==> flow/design.v <==
`timescale 1ns / 1ps
module clock_div  #(
	parameter int COUNT_VAL = 1)(
    input logic clock,
    input logic reset,
    output logic div_clock,
    output logic tick
    );
logic [$clog2(COUNT_VAL):0] count;
localparam COUNT_VAL_n = COUNT_VAL / 2;
assign tick = (count == COUNT_VAL_n - 1) && (div_clock == 1'b0);
always_ff @(posedge clock or posedge reset)
    begin
        if(reset) begin
           count <= 'b0;
           div_clock <= 'b0;
         end
         else if (count == COUNT_VAL_n -1) begin
           count <= 'b0;
           div_clock <= ~div_clock;
         end
         else begin
           count <= count +1;
           div_clock <= div_clock; 
         end
    end
endmodule
`timescale 1ns / 1ps
module vga_controller #( 
    parameter h_actv_pixel = 640,
    parameter h_sync_pulse = 96,
    parameter h_back_porch = 48,
    parameter h_front_porch = 16,
    parameter h_sync_pol = 0,
    parameter v_actv_pixel = 480,
    parameter v_sync_pulse = 2,
    parameter v_back_porch = 33,
    parameter v_front_porch = 10,
    parameter v_sync_pol = 0    
)(
    input logic clk,    
    input logic ce,     
    input logic reset,  
    output logic h_sync,  
    output logic v_sync,  
    output logic [11:0] h_counter_out,  
    output logic [11:0] v_counter_out,  
    output logic disp_enable   
    );
    localparam v_tot_pixel = v_sync_pulse + v_back_porch + v_actv_pixel + v_front_porch;
    localparam h_tot_pixel = h_sync_pulse + h_back_porch + h_actv_pixel + h_front_porch;
    localparam beg_of_v_sync = v_actv_pixel + v_front_porch ;
    localparam end_of_v_sync = v_sync_pulse + v_actv_pixel + v_front_porch -1 ;
    localparam beg_of_h_sync = h_actv_pixel + h_front_porch ;
    localparam end_of_h_sync = h_sync_pulse + h_actv_pixel + h_front_porch -1 ;
    logic [11:0]  v_counter;
    logic [11:0]  h_counter;
    always_ff @(posedge clk or  posedge reset )begin
        if (reset)begin     
            v_counter <= 0;  
            h_counter <= 0;
            h_sync <= ~h_sync_pol;
            v_sync <= ~v_sync_pol;
            h_counter_out <= 0;
            v_counter_out <= 0;
        end
        else if (ce) begin
            h_counter_out <= h_counter;
            v_counter_out <= v_counter;
            if (h_counter < (h_tot_pixel-1))begin
                h_counter <= h_counter + 1 ;
            end
            else begin
                h_counter <= 0;
                if (v_counter < (v_tot_pixel -1))
                    v_counter <= v_counter + 1 ;
                else 
                    v_counter <= 0;
            end
            if(h_counter >= beg_of_h_sync && h_counter <= end_of_h_sync)begin
                h_sync <= h_sync_pol; 
            end           
            else begin
                h_sync <= ~h_sync_pol;
            end
            if (v_counter >= beg_of_v_sync && v_counter <= end_of_v_sync)
                v_sync <= v_sync_pol;
            else
                v_sync <= ~v_sync_pol;
        end
    end 
    always_ff @(posedge clk or  posedge reset)begin
        if(reset)begin
            disp_enable <= 0;
        end
        else if (ce) begin
            if ((v_counter <= v_actv_pixel-1) & (h_counter <= h_actv_pixel-1) )
                disp_enable <= 1;
            else 
                disp_enable <= 0; 
            end
    end
endmodule
`timescale 1ns / 1ps
module line_drawer(
    input logic [11:0] nx0,ny0,nx1,ny1,
    input logic  disp_en,
    input logic [11:0] v_cntr,
    input logic [11:0] h_cntr,
    input logic clk,
    input logic ce,
    input logic rst, 
    input logic Vsync,
    output logic [11:0] y, x
    );
    logic [11:0] x0;
    logic [11:0] y0;
    logic [11:0] x1;
    logic [11:0] y1;
    logic [11:0] n,w;
    logic [11:0] w0,n0,w1,n1;
    localparam logic [1:0] set_drawer = 2'd0;
    localparam logic [1:0] loop_drawer = 2'd1;
    localparam logic [1:0] low_high = 2'd2;
    localparam logic [1:0] reset_state = 2'd3;
    logic [1:0] drw_s;  
    logic [11:0] dw,dn;
    int  D;
    localparam int offset_D = 32'hffff;
    logic [11:0] w_cntr;
    logic low_or_high;   
    logic n_dir ; 
    always_ff @(posedge clk or posedge rst)begin
            if(rst)begin
                x0 <= 12'd2;
                y0 <= 12'd7;
                x1 <= 12'd9;
                y1 <= 12'd2;
                w0 <= 'd0;
                n0 <= 'd0;
                w1 <= 'd0;
                n1 <= 'd0;
                n <= 'd0;
                w <= 'd0;
                dw <= 'd0;
                dn <= 'd0;
                D <= 0;
                n_dir <= 1'b0;
                low_or_high <= 1'b0;
                x <= 12'hfff;
                y <= 12'hfff;
                w_cntr <= 'd0;
                drw_s <= low_high;
            end 
            else if (ce) begin
                case(drw_s) 
                    low_high:begin
                                if(x0 >  x1 && y0 > y1 )begin
                                    if((x0 - x1) > (y0 - y1))begin
                                        low_or_high <= 1'b1 ;
                                    end
                                    else begin
                                        low_or_high <= 1'b0 ;
                                    end
                                end
                                else if(x0 >  x1 && y0 < y1 )begin
                                    if((x0 - x1) > (y1 - y0))begin
                                        low_or_high <= 1'b1 ;
                                    end
                                    else begin
                                        low_or_high <= 1'b0 ;
                                    end
                                end
                                else if(x0 <  x1 && y0 > y1 )begin
                                    if((x1 - x0) > (y0 - y1))begin
                                        low_or_high <= 1'b1 ;
                                    end
                                    else begin
                                        low_or_high <= 1'b0 ;
                                    end
                                end
                                else if(x0 <  x1 && y0 < y1 )begin
                                    if((x1 - x0) > (y1 - y0))begin
                                        low_or_high <= 1'b1 ;
                                    end
                                    else begin
                                        low_or_high <= 1'b0 ;
                                    end
                                end 
                                drw_s <= set_drawer;                                                                                            
                            end
                    set_drawer:begin
                                    if(low_or_high == 1'b1)begin  
                                        if(x0 > x1)begin 
                                            {w0, n0, w1, n1} <= {x1,y1,x0,y0}; 
                                            dw <= x0 - x1;
                                            if(y0 > y1) begin
                                                dn <= y0 - y1;
                                                D <= 2*(y0 - y1) - (x0 - x1) + offset_D; 
                                                n_dir <= 1'b0;  
                                            end
                                            else begin
                                                dn <= y1 - y0;
                                                D <= 2*(y1 - y0) - (x0 - x1) + offset_D; 
                                                n_dir <= 1'b0;  
                                            end
                                            n <= y1;
                                            w <= x1; 
                                            w_cntr <= 'd0;
                                            drw_s <= loop_drawer;
                                        end
                                        else begin
                                            {w0, n0, w1, n1} <= {x0,y0,x1,y1}; 
                                            dw <= x1 - x0;
                                            if(y1 > y0) begin
                                                dn <= y1 - y0;
                                                D <= 2*(y1 - y0) - (x1 - x0) + offset_D;
                                                n_dir <= 1'b1;  
                                            end
                                            else begin
                                                dn <= y0 - y1;
                                                D <= 2*(y0 - y1) - (x1 - x0) + offset_D;
                                                n_dir <= 1'b0;  
                                            end
                                            n <= y0;
                                            w <= x0; 
                                            w_cntr <= 'd0;
                                            drw_s <= loop_drawer;
                                        end
                                    end
                                    else begin     
                                        if(y0 > y1)begin 
                                           {w0, n0, w1, n1} <= {y1,x1,y0,x0}; 
                                           dw <= y0 - y1; 
                                           if(x0 > x1) begin
                                               dn <= x0 - x1;
                                               n_dir <= 1'b0;  
                                               D <= 2*(x0 - x1) - (y0 - y1) + offset_D;
                                           end
                                           else begin
                                               dn <= x1 - x0;
                                               n_dir <= 1'b1;  
                                               D <= 2*(x1 - x0) - (y0 - y1) + offset_D;
                                           end
                                           n <= x0;
                                           w <= y1; 
                                           w_cntr <= 'd0;
                                           drw_s <= loop_drawer;
                                        end
                                        else begin  
                                            {w0, n0, w1, n1} <= {y0,x0,y1,x1}; 
                                            dw <= y1 - y0;
                                            if(x0 > x1) begin
                                              dn <= x0 - x1;
                                              n_dir <= 1'b0;  
                                              D <= 2*(x0 - x1) - (y1 - y0) + offset_D;
                                            end
                                            else begin
                                              dn <= x1 - x0;
                                              n_dir <= 1'b1;  
                                              D <= 2*(x1 - x0) - (y1 - y0) + offset_D;
                                            end
                                            n <= x0;
                                            w <= y0; 
                                            w_cntr <= 'd0;
                                            drw_s <= loop_drawer;
                                        end
                                    end
                                end
                    loop_drawer:begin
                                    if(low_or_high == 1'b1)
                                        {x,y} <= {w,n};
                                    else
                                        {x,y} <= {n,w};
                                    if(  (low_or_high == 1'b1) && (h_cntr +1 == w0 + w_cntr) ||    ((low_or_high == 1'b0) && (v_cntr == w0 + w_cntr && h_cntr > n ) ))begin  
                                        w_cntr <= w_cntr + 1;  
                                        w <= w + 1;
                                        if( D > (12'd0 + offset_D) )begin   
                                            if(n_dir == 1'b0)begin 
                                                n <= n - 1;
                                            end
                                            if(n_dir == 1'b1)begin 
                                                n <= n + 1; 
                                            end
                                            D <= D - 2*dw  + 2*dn;
                                        end
                                        else begin
                                        D <= D + 2*dn;
                                        end
                                    end 
                                    if(((low_or_high == 1'b1) && (w_cntr + w0 == w1)) ||    ((low_or_high == 1'b0) && (w_cntr + w0 == w1+1))) begin  
                                        w_cntr <= 'd0; 
                                        n <= n0;
                                        w <= w0;
                                        drw_s <= set_drawer;   
                                    end
                                end
                endcase        
                if(x0 != nx0 || y0 != ny0 || x1 != nx1 || y1 != ny1)begin
                    {x0, y0, x1, y1} <= {nx0, ny0, nx1, ny1};
                    drw_s <= low_high;
                end
            end
        end
endmodule
`timescale 1ns / 1ps
module drawing_line_top(
    input logic clk,
    input logic rst,
    output logic Hsync,
    output logic Vsync,
    output logic [3:0] vgaRed,
    output logic [3:0] vgaGreen,
    output logic [3:0] vgaBlue,
    input logic [11:0] x0,y0,x1,y1,
    output logic disp_en,
    output logic vga_clk,
    output logic [11:0] v_cntr, h_cntr
    );
    logic  vga_clk_buff;
    logic  vga_ce;
    clock_div#(4) vga_clk_mod(.clock(clk), .reset(rst), .div_clock(vga_clk_buff), .tick(vga_ce) ); 
    logic [11:0] v_cntr_buff, h_cntr_buff;
    logic Hsync_buff, Vsync_buff, disp_en_buff;   
    vga_controller#(
         .h_actv_pixel(50), 
         .h_sync_pulse(2),
         .h_back_porch(1),
         .h_front_porch(3),
         .h_sync_pol(0),
         .v_actv_pixel(60),
         .v_sync_pulse(1),
         .v_back_porch(1),
         .v_front_porch(1),
         .v_sync_pol(0)
    ) vgatxt(.clk(clk), .ce(vga_ce), .reset(rst), .h_sync(Hsync_buff), .v_sync(Vsync_buff), .h_counter_out(h_cntr_buff), .v_counter_out(v_cntr_buff), .disp_enable(disp_en_buff));
    logic [11:0] pix_y,pix_x;  
    line_drawer drw1(.nx0(x0), .nx1(x1),.disp_en(disp_en_buff), .rst(rst), .Vsync(Vsync_buff), .ny0(y0), .ny1(y1), .v_cntr(v_cntr_buff), .h_cntr(h_cntr_buff), .clk(clk), .ce(vga_ce), .y(pix_y), .x(pix_x)); 
    logic [3:0] red_r, green_r, blue_r;  
    assign {vgaRed, vgaGreen, vgaBlue} = {red_r, green_r, blue_r}; 
    always_ff @(posedge clk or posedge rst)begin
        if (rst) begin
            {red_r, green_r, blue_r} <= {4'b0 ,4'b0 , 4'b0};
        end
        else if (vga_ce) begin
            if (( (h_cntr_buff == pix_x && v_cntr_buff == pix_y ))&& disp_en_buff == 1'b1 )begin
                {red_r, green_r, blue_r} <= {4'hf,4'b0,4'b0};
            end  
            else if (disp_en_buff == 1'b1) begin
                {red_r, green_r, blue_r} <= {4'b1111,4'b1111,4'b1111};
            end
            else begin
                {red_r, green_r, blue_r} <= {4'b0 ,4'b0 , 4'b0}; 
            end
        end
    end
    assign vga_clk = vga_clk_buff;
    always_ff @(posedge clk or posedge rst)begin
        if (rst) begin
            v_cntr <= 12'd0;
            h_cntr <= 12'd0;
            Vsync <= 1'b1;
            Hsync <= 1'b1;
            disp_en <= 1'b0;
        end
        else if (vga_ce) begin
            v_cntr <= v_cntr_buff;
            h_cntr <= h_cntr_buff;
            Vsync <= Vsync_buff;
            Hsync <= Hsync_buff;
            disp_en <= disp_en_buff;
        end
    end
endmodule
From RTL to reports: drawing_line_top
The steps from the RTL of drawing_line_top to its reports follow in flow order.
Lines are those of the file above, counted from 1.
Library cell names are shortened.
{"block": "inputs", "design": "drawing_line_top", "clock_port": "clk", "library": "sky130hd", "corner": "tt_025C_1v80"}

Elaborated design
Yosys after proc, flatten, opt, wreduce and memory -nomap, before mapping. Memory bits, and registers merged into a memory's read port (data or address), are not among the register bits. Print and check cells are not counted.
{"block": "bits", "output_inout_bits": 40, "in_bits": 50, "ff_bits": 294}
{"block": "op_classes", "n_addsub": 38, "n_mux": 63, "reduce_logical": 32, "n_cmp": 19, "n_eq": 17, "n_logic": 4}
{"block": "op_table", "operator": "2-to-1 mux 12 bit", "n": 28}
{"block": "op_table", "operator": "2-to-1 mux 32 bit", "n": 9}
{"block": "op_table", "operator": "adder 32 x 16 -> 32 bit (second input constant)", "n": 8}
{"block": "op_table", "operator": "subtractor 32 bit", "n": 8}
{"block": "op_table", "operator": "> comparator 12 bit", "n": 8}
{"block": "op_table", "operator": "parallel mux 12 bit (select 2 bit)", "n": 3}
{"block": "op_table", "operator": "adder 32 x 13 -> 32 bit", "n": 2}
{"block": "op_table", "operator": "equality test 32 bit", "n": 2}
{"block": "op_table", "operator": "parallel mux 32 bit (select 2 bit)", "n": 1}
{"block": "op_table", "operator": "adder 12 x 1 -> 12 bit (second input constant)", "n": 5}
{"block": "op_table", "operator": "subtractor 12 x 12 -> 13 bit", "n": 4}
{"block": "op_table", "operator": "subtractor 12 bit", "n": 4}
{"block": "op_table", "operator": "equality test 12 bit", "n": 4}
{"block": "op_table", "operator": "inequality test 12 bit", "n": 4}
{"block": "op_table", "operator": "less-or-equal comparator 12 x 6 -> 1 bit (second input constant)", "n": 4}
{"block": "op_table", "operator": "subtractor 32 x 13 -> 32 bit", "n": 1}
{"block": "op_table", "operator": "> comparator 32 x 16 -> 1 bit (second input constant)", "n": 1}
{"block": "op_table", "operator": "adder 12 x 1 -> 13 bit (second input constant)", "n": 2}
{"block": "op_table", "operator": "less-than comparator 12 bit", "n": 2}
{"block": "op_table", "operator": "greater-or-equal comparator 12 x 6 -> 1 bit (second input constant)", "n": 2}
{"block": "op_table", "operator": "less-than comparator 12 x 6 -> 1 bit (second input constant)", "n": 2}
{"block": "op_table", "operator": "2-to-1 mux 1 bit", "n": 15}
{"block": "op_table", "operator": "logical AND 1 bit", "n": 14}
{"block": "op_table", "operator": "adder 12 x 12 -> 13 bit", "n": 1}
{"block": "op_table", "operator": "subtractor 12 x 1 -> 12 bit (second input constant)", "n": 1}
{"block": "op_table", "operator": "adder 12 bit", "n": 1}
{"block": "op_table", "operator": "AND reduction 3 bit", "n": 4}
{"block": "op_table", "operator": "2-to-1 mux 4 bit", "n": 3}
Not listed: further kinds 17, cells in them 30.

Depth
Depth = most cells in a row (Yosys ltp): at word level without a register or memory, in the mapped netlist without a sequential cell, where the memories' decode and read muxes count.
{"block": "depth", "ltp_word": 8, "abc_area": 0, "ltp_mapped": 25, "mapped_depth_nobuf": 24}

Netlist
The flow's flattened synthesis, as Yosys stat reports it; memories are mapped. The netlist is that of the ABC_AREA named above (0 if unset); the other value can give another one.
{"block": "types", "cell": "dfrtp_1", "n": 253, "type_area_um2": 6.33E+03}
{"block": "types", "cell": "ha_1", "n": 363, "type_area_um2": 4.54E+03}
{"block": "types", "cell": "nand2_1", "n": 556, "type_area_um2": 2.09E+03}
{"block": "types", "cell": "xnor2_1", "n": 215, "type_area_um2": 1.88E+03}
{"block": "types", "cell": "o21ai_0", "n": 328, "type_area_um2": 1.64E+03}
{"block": "types", "cell": "a21oi_1", "n": 264, "type_area_um2": 1.32E+03}
{"block": "types", "cell": "nor2_1", "n": 291, "type_area_um2": 1.09E+03}
{"block": "types", "cell": "xor2_1", "n": 114, "type_area_um2": 998.458}
{"block": "types", "cell": "dfstp_2", "n": 36, "type_area_um2": 945.907}
{"block": "types", "cell": "inv_1", "n": 229, "type_area_um2": 859.574}
{"block": "types", "cell": "clkbuf_1", "n": 159, "type_area_um2": 596.822}
{"block": "types", "cell": "a21o_1", "n": 79, "type_area_um2": 593.069}
{"block": "types", "cell": "fa_1", "n": 28, "type_area_um2": 560.538}
{"block": "types", "cell": "o211ai_1", "n": 69, "type_area_um2": 517.997}
{"block": "types", "cell": "a211oi_1", "n": 60, "type_area_um2": 450.432}
{"block": "types", "cell": "mux2i_1", "n": 43, "type_area_um2": 430.413}
{"block": "types", "cell": "nand3_1", "n": 77, "type_area_um2": 385.37}
{"block": "types", "cell": "nand4_1", "n": 55, "type_area_um2": 344.08}
Not listed: further types 83, cells in them 696.
{"block": "mapped", "flip_flops": 289, "stdcells": 3915, "yosys_area_um2": 30867.1, "seqArea_um2": 7277.0}
By module: a second synthesis without flattening, with its own total; a netlist apart from the flattened one above.
{"block": "hier_totals", "cells_unflattened": 3488, "area_unflattened_um2": 29126.7}
Rows give one instance, submodules left out.
{"block": "by_module", "mod": "line_drawer", "instances": 1, "area_um2": 25260.5, "n_cells": 3168, "mod_seq_area_um2": 5170.0}
{"block": "by_module", "mod": "vga_controller", "instances": 1, "area_um2": 2290.9, "n_cells": 198, "mod_seq_area_um2": 1278.7}
{"block": "by_module", "mod": "drawing_line_top", "instances": 1, "area_um2": 1413.9, "n_cells": 109, "mod_seq_area_um2": 728.2}
{"block": "by_module", "mod": "clock_div (COUNT_VAL=4)", "instances": 1, "area_um2": 161.4, "n_cells": 13, "mod_seq_area_um2": 100.1}

Worst setup path after synthesis
Path of least setup slack by OpenSTA after synthesis, without wires, with an ideal clock, recovery checks aside; 20% of the period is set as input and as output delay. Where synthesis merged equal registers, the netlist keeps one of their names.
{"block": "synth_timing", "path_kind": "register to register", "from": "register drw1.y1[1]", "to": "register drw1.D[16]", "launch_ns": 0.000, "arrival_time_ns": 4.712, "path_delay_ns": 4.798, "required_ns": 9.914, "period_ns": 10.0, "path_slack_ns": 5.202, "setup_time_ns": 0.086, "stages": 21, "path_buffers": 0, "period_less_setup_slack_ns": 4.798}
"path_delay_ns" = arrival - input delay + setup time.
"stages" counts driving pins, that of a launching flip-flop among them; a cell with two outputs on the path counts twice.
"period_less_setup_slack_ns" is the clock period less the worst setup slack; recovery checks do not enter. This is arithmetic on one report: input and output delays are still those of the set period (20% each).
Between the ends stands the longest chain of elaborated cells between them, by number of cells; it is not shown to be the way that was timed. Of several equally long chains one is given.
A line is the first line of the expression or statement that the cell stems from. Yosys adds cells for indexed reads and writes and turns some case tables into memories.
At most two assigning lines are given for a register; there are more.
{"block": "synth_via", "path_cell_list": "dfstp_2 > inv_1 > ha_1 > nor2b_1 > o21ai_0 > nand2_1 > a21o_1 > a21oi_1 > xor2_1 > ha_1 > ha_1 > or2_2 > a21oi_1 > a211oi_1 > or3_1 > a221oi_1 > xnor2_1 > a21oi_1 > o21ai_0 > o211ai_1 > a32oi_1", "elab_chain_cells": 7, "cone_cells": 28, "cone_classes": "18 x add/sub; 2 x compare; 8 x mux"}
{"block": "synth_rtl", "item": "start: declaration", "line": 119, "rtl": "logic [11:0] y1;"}
{"block": "synth_rtl", "item": "start: assignment", "line": 138, "rtl": "y1 <= 12'd2;"}
{"block": "synth_rtl", "item": "subtractor 12 x 12 -> 13 bit", "line": 261, "rtl": "D <= 2*(x1 - x0) - (y1 - y0) + offset_D;"}
{"block": "synth_rtl", "item": "subtractor 32 bit", "line": 261}
{"block": "synth_rtl", "item": "adder 32 x 16 -> 32 bit", "line": 261}
{"block": "synth_rtl", "item": "2-to-1 mux 32 bit", "line": 253, "rtl": "if(x0 > x1) begin"}
{"block": "synth_rtl", "item": "2-to-1 mux 32 bit", "line": 232, "rtl": "if(y0 > y1)begin"}
{"block": "synth_rtl", "item": "2-to-1 mux 32 bit", "line": 193, "rtl": "if(low_or_high == 1'b1)begin"}
{"block": "synth_rtl", "item": "parallel mux 32 bit (select 2 bit)", "line": 156, "rtl": "case(drw_s)"}
{"block": "synth_rtl", "item": "end: assignment", "line": 199, "rtl": "D <= 2*(y0 - y1) - (x0 - x1) + offset_D;"}
{"block": "synth_rtl", "item": "end: assignment", "line": 204, "rtl": "D <= 2*(y1 - y0) - (x0 - x1) + offset_D;"}
{"block": "synth_rtl", "item": "end: declaration", "line": 128, "rtl": "int  D;"}

Worst path after layout
Path of least setup slack in the final report of stored run 2 (OpenROAD, finished layout, wires in). Where an end is a register, its clock arrival counts in the times.
{"block": "layout_timing", "path_kind": "register to register", "from": "register drw1.x0[1]", "to": "register drw1.D[16]", "stages": 22, "setup_time_ns": 0.15, "required_ns": 10.41, "path_buffers": 0, "launch_ns": 0.57, "period_ns": 10.0, "path_slack_ns": 3.77, "arrival_time_ns": 6.64}
Between the ends stands the longest chain of elaborated cells between them, by number of cells; it is not shown to be the way that was timed. Of several equally long chains one is given.
At most two assigning lines are given for a register; there are more.
{"block": "layout_via", "path_cell_list": "dfstp_2 > inv_1 > fa_1 > a21oi_1 > o22ai_1 > o41ai_1 > o21ai_0 > xor2_1 > inv_1 > nor2_1 > nor2_1 > ha_1 > and2_1 > o21ai_0 > nand2b_1 > a221oi_1 > o21ai_0 > xor2_1 > nor2_1 > a21oi_1 > o211ai_1 > a32oi_1", "elab_chain_cells": 7, "cone_cells": 27, "cone_classes": "18 x add/sub; 1 x compare; 8 x mux"}
{"block": "layout_rtl", "item": "start: declaration", "line": 116, "rtl": "logic [11:0] x0;"}
{"block": "layout_rtl", "item": "start: assignment", "line": 135, "rtl": "x0 <= 12'd2;"}
{"block": "layout_rtl", "item": "subtractor 12 x 12 -> 13 bit", "line": 261, "rtl": "D <= 2*(x1 - x0) - (y1 - y0) + offset_D;"}
{"block": "layout_rtl", "item": "subtractor 32 bit", "line": 261}
{"block": "layout_rtl", "item": "adder 32 x 16 -> 32 bit", "line": 261}
{"block": "layout_rtl", "item": "2-to-1 mux 32 bit", "line": 253, "rtl": "if(x0 > x1) begin"}
{"block": "layout_rtl", "item": "2-to-1 mux 32 bit", "line": 232, "rtl": "if(y0 > y1)begin"}
{"block": "layout_rtl", "item": "2-to-1 mux 32 bit", "line": 193, "rtl": "if(low_or_high == 1'b1)begin"}
{"block": "layout_rtl", "item": "parallel mux 32 bit (select 2 bit)", "line": 156, "rtl": "case(drw_s)"}
{"block": "layout_rtl", "item": "end: assignment", "line": 199, "rtl": "D <= 2*(y0 - y1) - (x0 - x1) + offset_D;"}
{"block": "layout_rtl", "item": "end: assignment", "line": 204, "rtl": "D <= 2*(y1 - y0) - (x0 - x1) + offset_D;"}
{"block": "layout_rtl", "item": "end: declaration", "line": 128, "rtl": "int  D;"}

==> results <==
Record of 6 stored runs of the RTL-to-layout flow on drawing_line_top, platform sky130hd. The runs are unordered. Constraints: input delay and output delay 20% of the set period each, output load 0.01 pF.
"clock_period_reached_ns" is the run's clock period less its worst setup slack. It is reckoned from that one timing run; input and output delays stay at 20% of the period that was set.
"worst_path_time_ns" = time allowed to the worst setup path (clock period - input delay - output delay, where it has them) - its slack; a late launch clock adds to it, a late capture clock takes from it.
By "power.total_w" is meant OpenSTA's value without simulated activity: inputs other than the clock are taken to toggle once in ten clock periods, and the tool carries that through the logic.

{"run": "stored run 1", "settings": { "ABC_AREA": 1, "CAP_MARGIN": 20, "CELL_PAD_IN_SITES_GLOBAL_PLACEMENT": 3, "CORE_ASPECT_RATIO": 0.66, "CORE_UTILIZATION": 40, "CTS_CLUSTER_SIZE": 81, "GPL_TIMING_DRIVEN": 0, "HOLD_SLACK_MARGIN": 0.16, "MAX_ROUTING_LAYER": "met4", "PLACE_DENSITY_LB_ADDON": 0.26, "SLEW_MARGIN": 5, "TNS_END_PERCENT": 30, "period_ns": 10.0, "CORE_MARGIN": 2 }, "outcome": "no final report: placement broke off with FLW-0024"}
{"run": "stored run 2", "settings": { "ABC_AREA": 0, "CORE_ASPECT_RATIO": 0.66, "CORE_UTILIZATION": 40, "CTS_CLUSTER_SIZE": 81, "MAX_ROUTING_LAYER": "met4", "period_ns": 10.0, "CAP_MARGIN": 20, "CORE_MARGIN": 2, "SLEW_MARGIN": 20 }, "results": { "synth_chip_area_um2": 30867.1, "design.die.area_um2": 79454.4, "post_route_stdcell_area_um2": 33847.5, "fin_util_pct": 44.5, "worst_setup_slack_ns": 3.766, "timing.setup.tns_ns": 0.000, "worst_hold_slack_ns": 0.461, "power.total_w": 0.00752, "clock_period_reached_ns": 6.234, "worst_path_time_ns": 6.23, "timing.worst_path_kind": "register to register" }}
{"run": "stored run 3", "settings": { "ABC_AREA": 1, "CORE_UTILIZATION": 47, "CTS_CLUSTER_SIZE": 88, "MAX_ROUTING_LAYER": "met4", "MIN_ROUTING_LAYER": "met2", "PLACE_DENSITY": 0.79, "SLEW_MARGIN": 0, "TNS_END_PERCENT": 50, "period_ns": 5.86, "CAP_MARGIN": 20, "CORE_MARGIN": 2 }, "outcome": "no final report: routing broke off with GRT-0116"}
{"run": "stored run 4", "settings": { "ABC_AREA": 1, "CAP_MARGIN": 35, "CELL_PAD_IN_SITES_GLOBAL_PLACEMENT": 2, "CORE_ASPECT_RATIO": 0.55, "CORE_MARGIN": 5, "CORE_UTILIZATION": 42, "GPL_TIMING_DRIVEN": 0, "MAX_ROUTING_LAYER": "met4", "PLACE_DENSITY_LB_ADDON": 0.17, "SLEW_MARGIN": 30, "period_ns": 4.59 }, "results": { "synth_chip_area_um2": 32384.8, "design.die.area_um2": 83010.8, "post_route_stdcell_area_um2": 41194.5, "fin_util_pct": 54.0, "worst_setup_slack_ns": -0.108, "timing.setup.tns_ns": -0.475, "worst_hold_slack_ns": 0.468, "power.total_w": 0.016558, "clock_period_reached_ns": 4.698, "worst_path_time_ns": 4.70, "timing.worst_path_kind": "register to register" }}
{"run": "stored run 5", "settings": { "ABC_AREA": 0, "CAP_MARGIN": 40, "CELL_PAD_IN_SITES_GLOBAL_PLACEMENT": 3, "CORE_ASPECT_RATIO": 0.55, "CORE_UTILIZATION": 42, "MAX_ROUTING_LAYER": "met4", "PLACE_DENSITY_LB_ADDON": 0.17, "SETUP_SLACK_MARGIN": 1.17, "SLEW_MARGIN": 30, "period_ns": 8.64, "CORE_MARGIN": 2 }, "results": { "synth_chip_area_um2": 30867.1, "design.die.area_um2": 75775.2, "post_route_stdcell_area_um2": 34167.8, "fin_util_pct": 47.1, "worst_setup_slack_ns": 2.701, "timing.setup.tns_ns": 0.000, "worst_hold_slack_ns": 0.461, "power.total_w": 0.008988, "clock_period_reached_ns": 5.939, "worst_path_time_ns": 5.94, "timing.worst_path_kind": "register to register" }}
{"run": "stored run 6", "settings": { "ABC_AREA": 0, "CORE_ASPECT_RATIO": 0.66, "CORE_UTILIZATION": 40, "CTS_CLUSTER_SIZE": 81, "GPL_TIMING_DRIVEN": 0, "HOLD_SLACK_MARGIN": 0.16, "MAX_ROUTING_LAYER": "met4", "PLACE_DENSITY_LB_ADDON": 0.26, "period_ns": 10.0, "CAP_MARGIN": 20, "CORE_MARGIN": 2, "SLEW_MARGIN": 20 }, "results": { "synth_chip_area_um2": 30867.1, "design.die.area_um2": 79454.4, "post_route_stdcell_area_um2": 34396.7, "fin_util_pct": 45.2, "worst_setup_slack_ns": 2.738, "timing.setup.tns_ns": 0.000, "worst_hold_slack_ns": 0.453, "power.total_w": 0.007685, "clock_period_reached_ns": 7.262, "worst_path_time_ns": 7.26, "timing.worst_path_kind": "register to register" }}
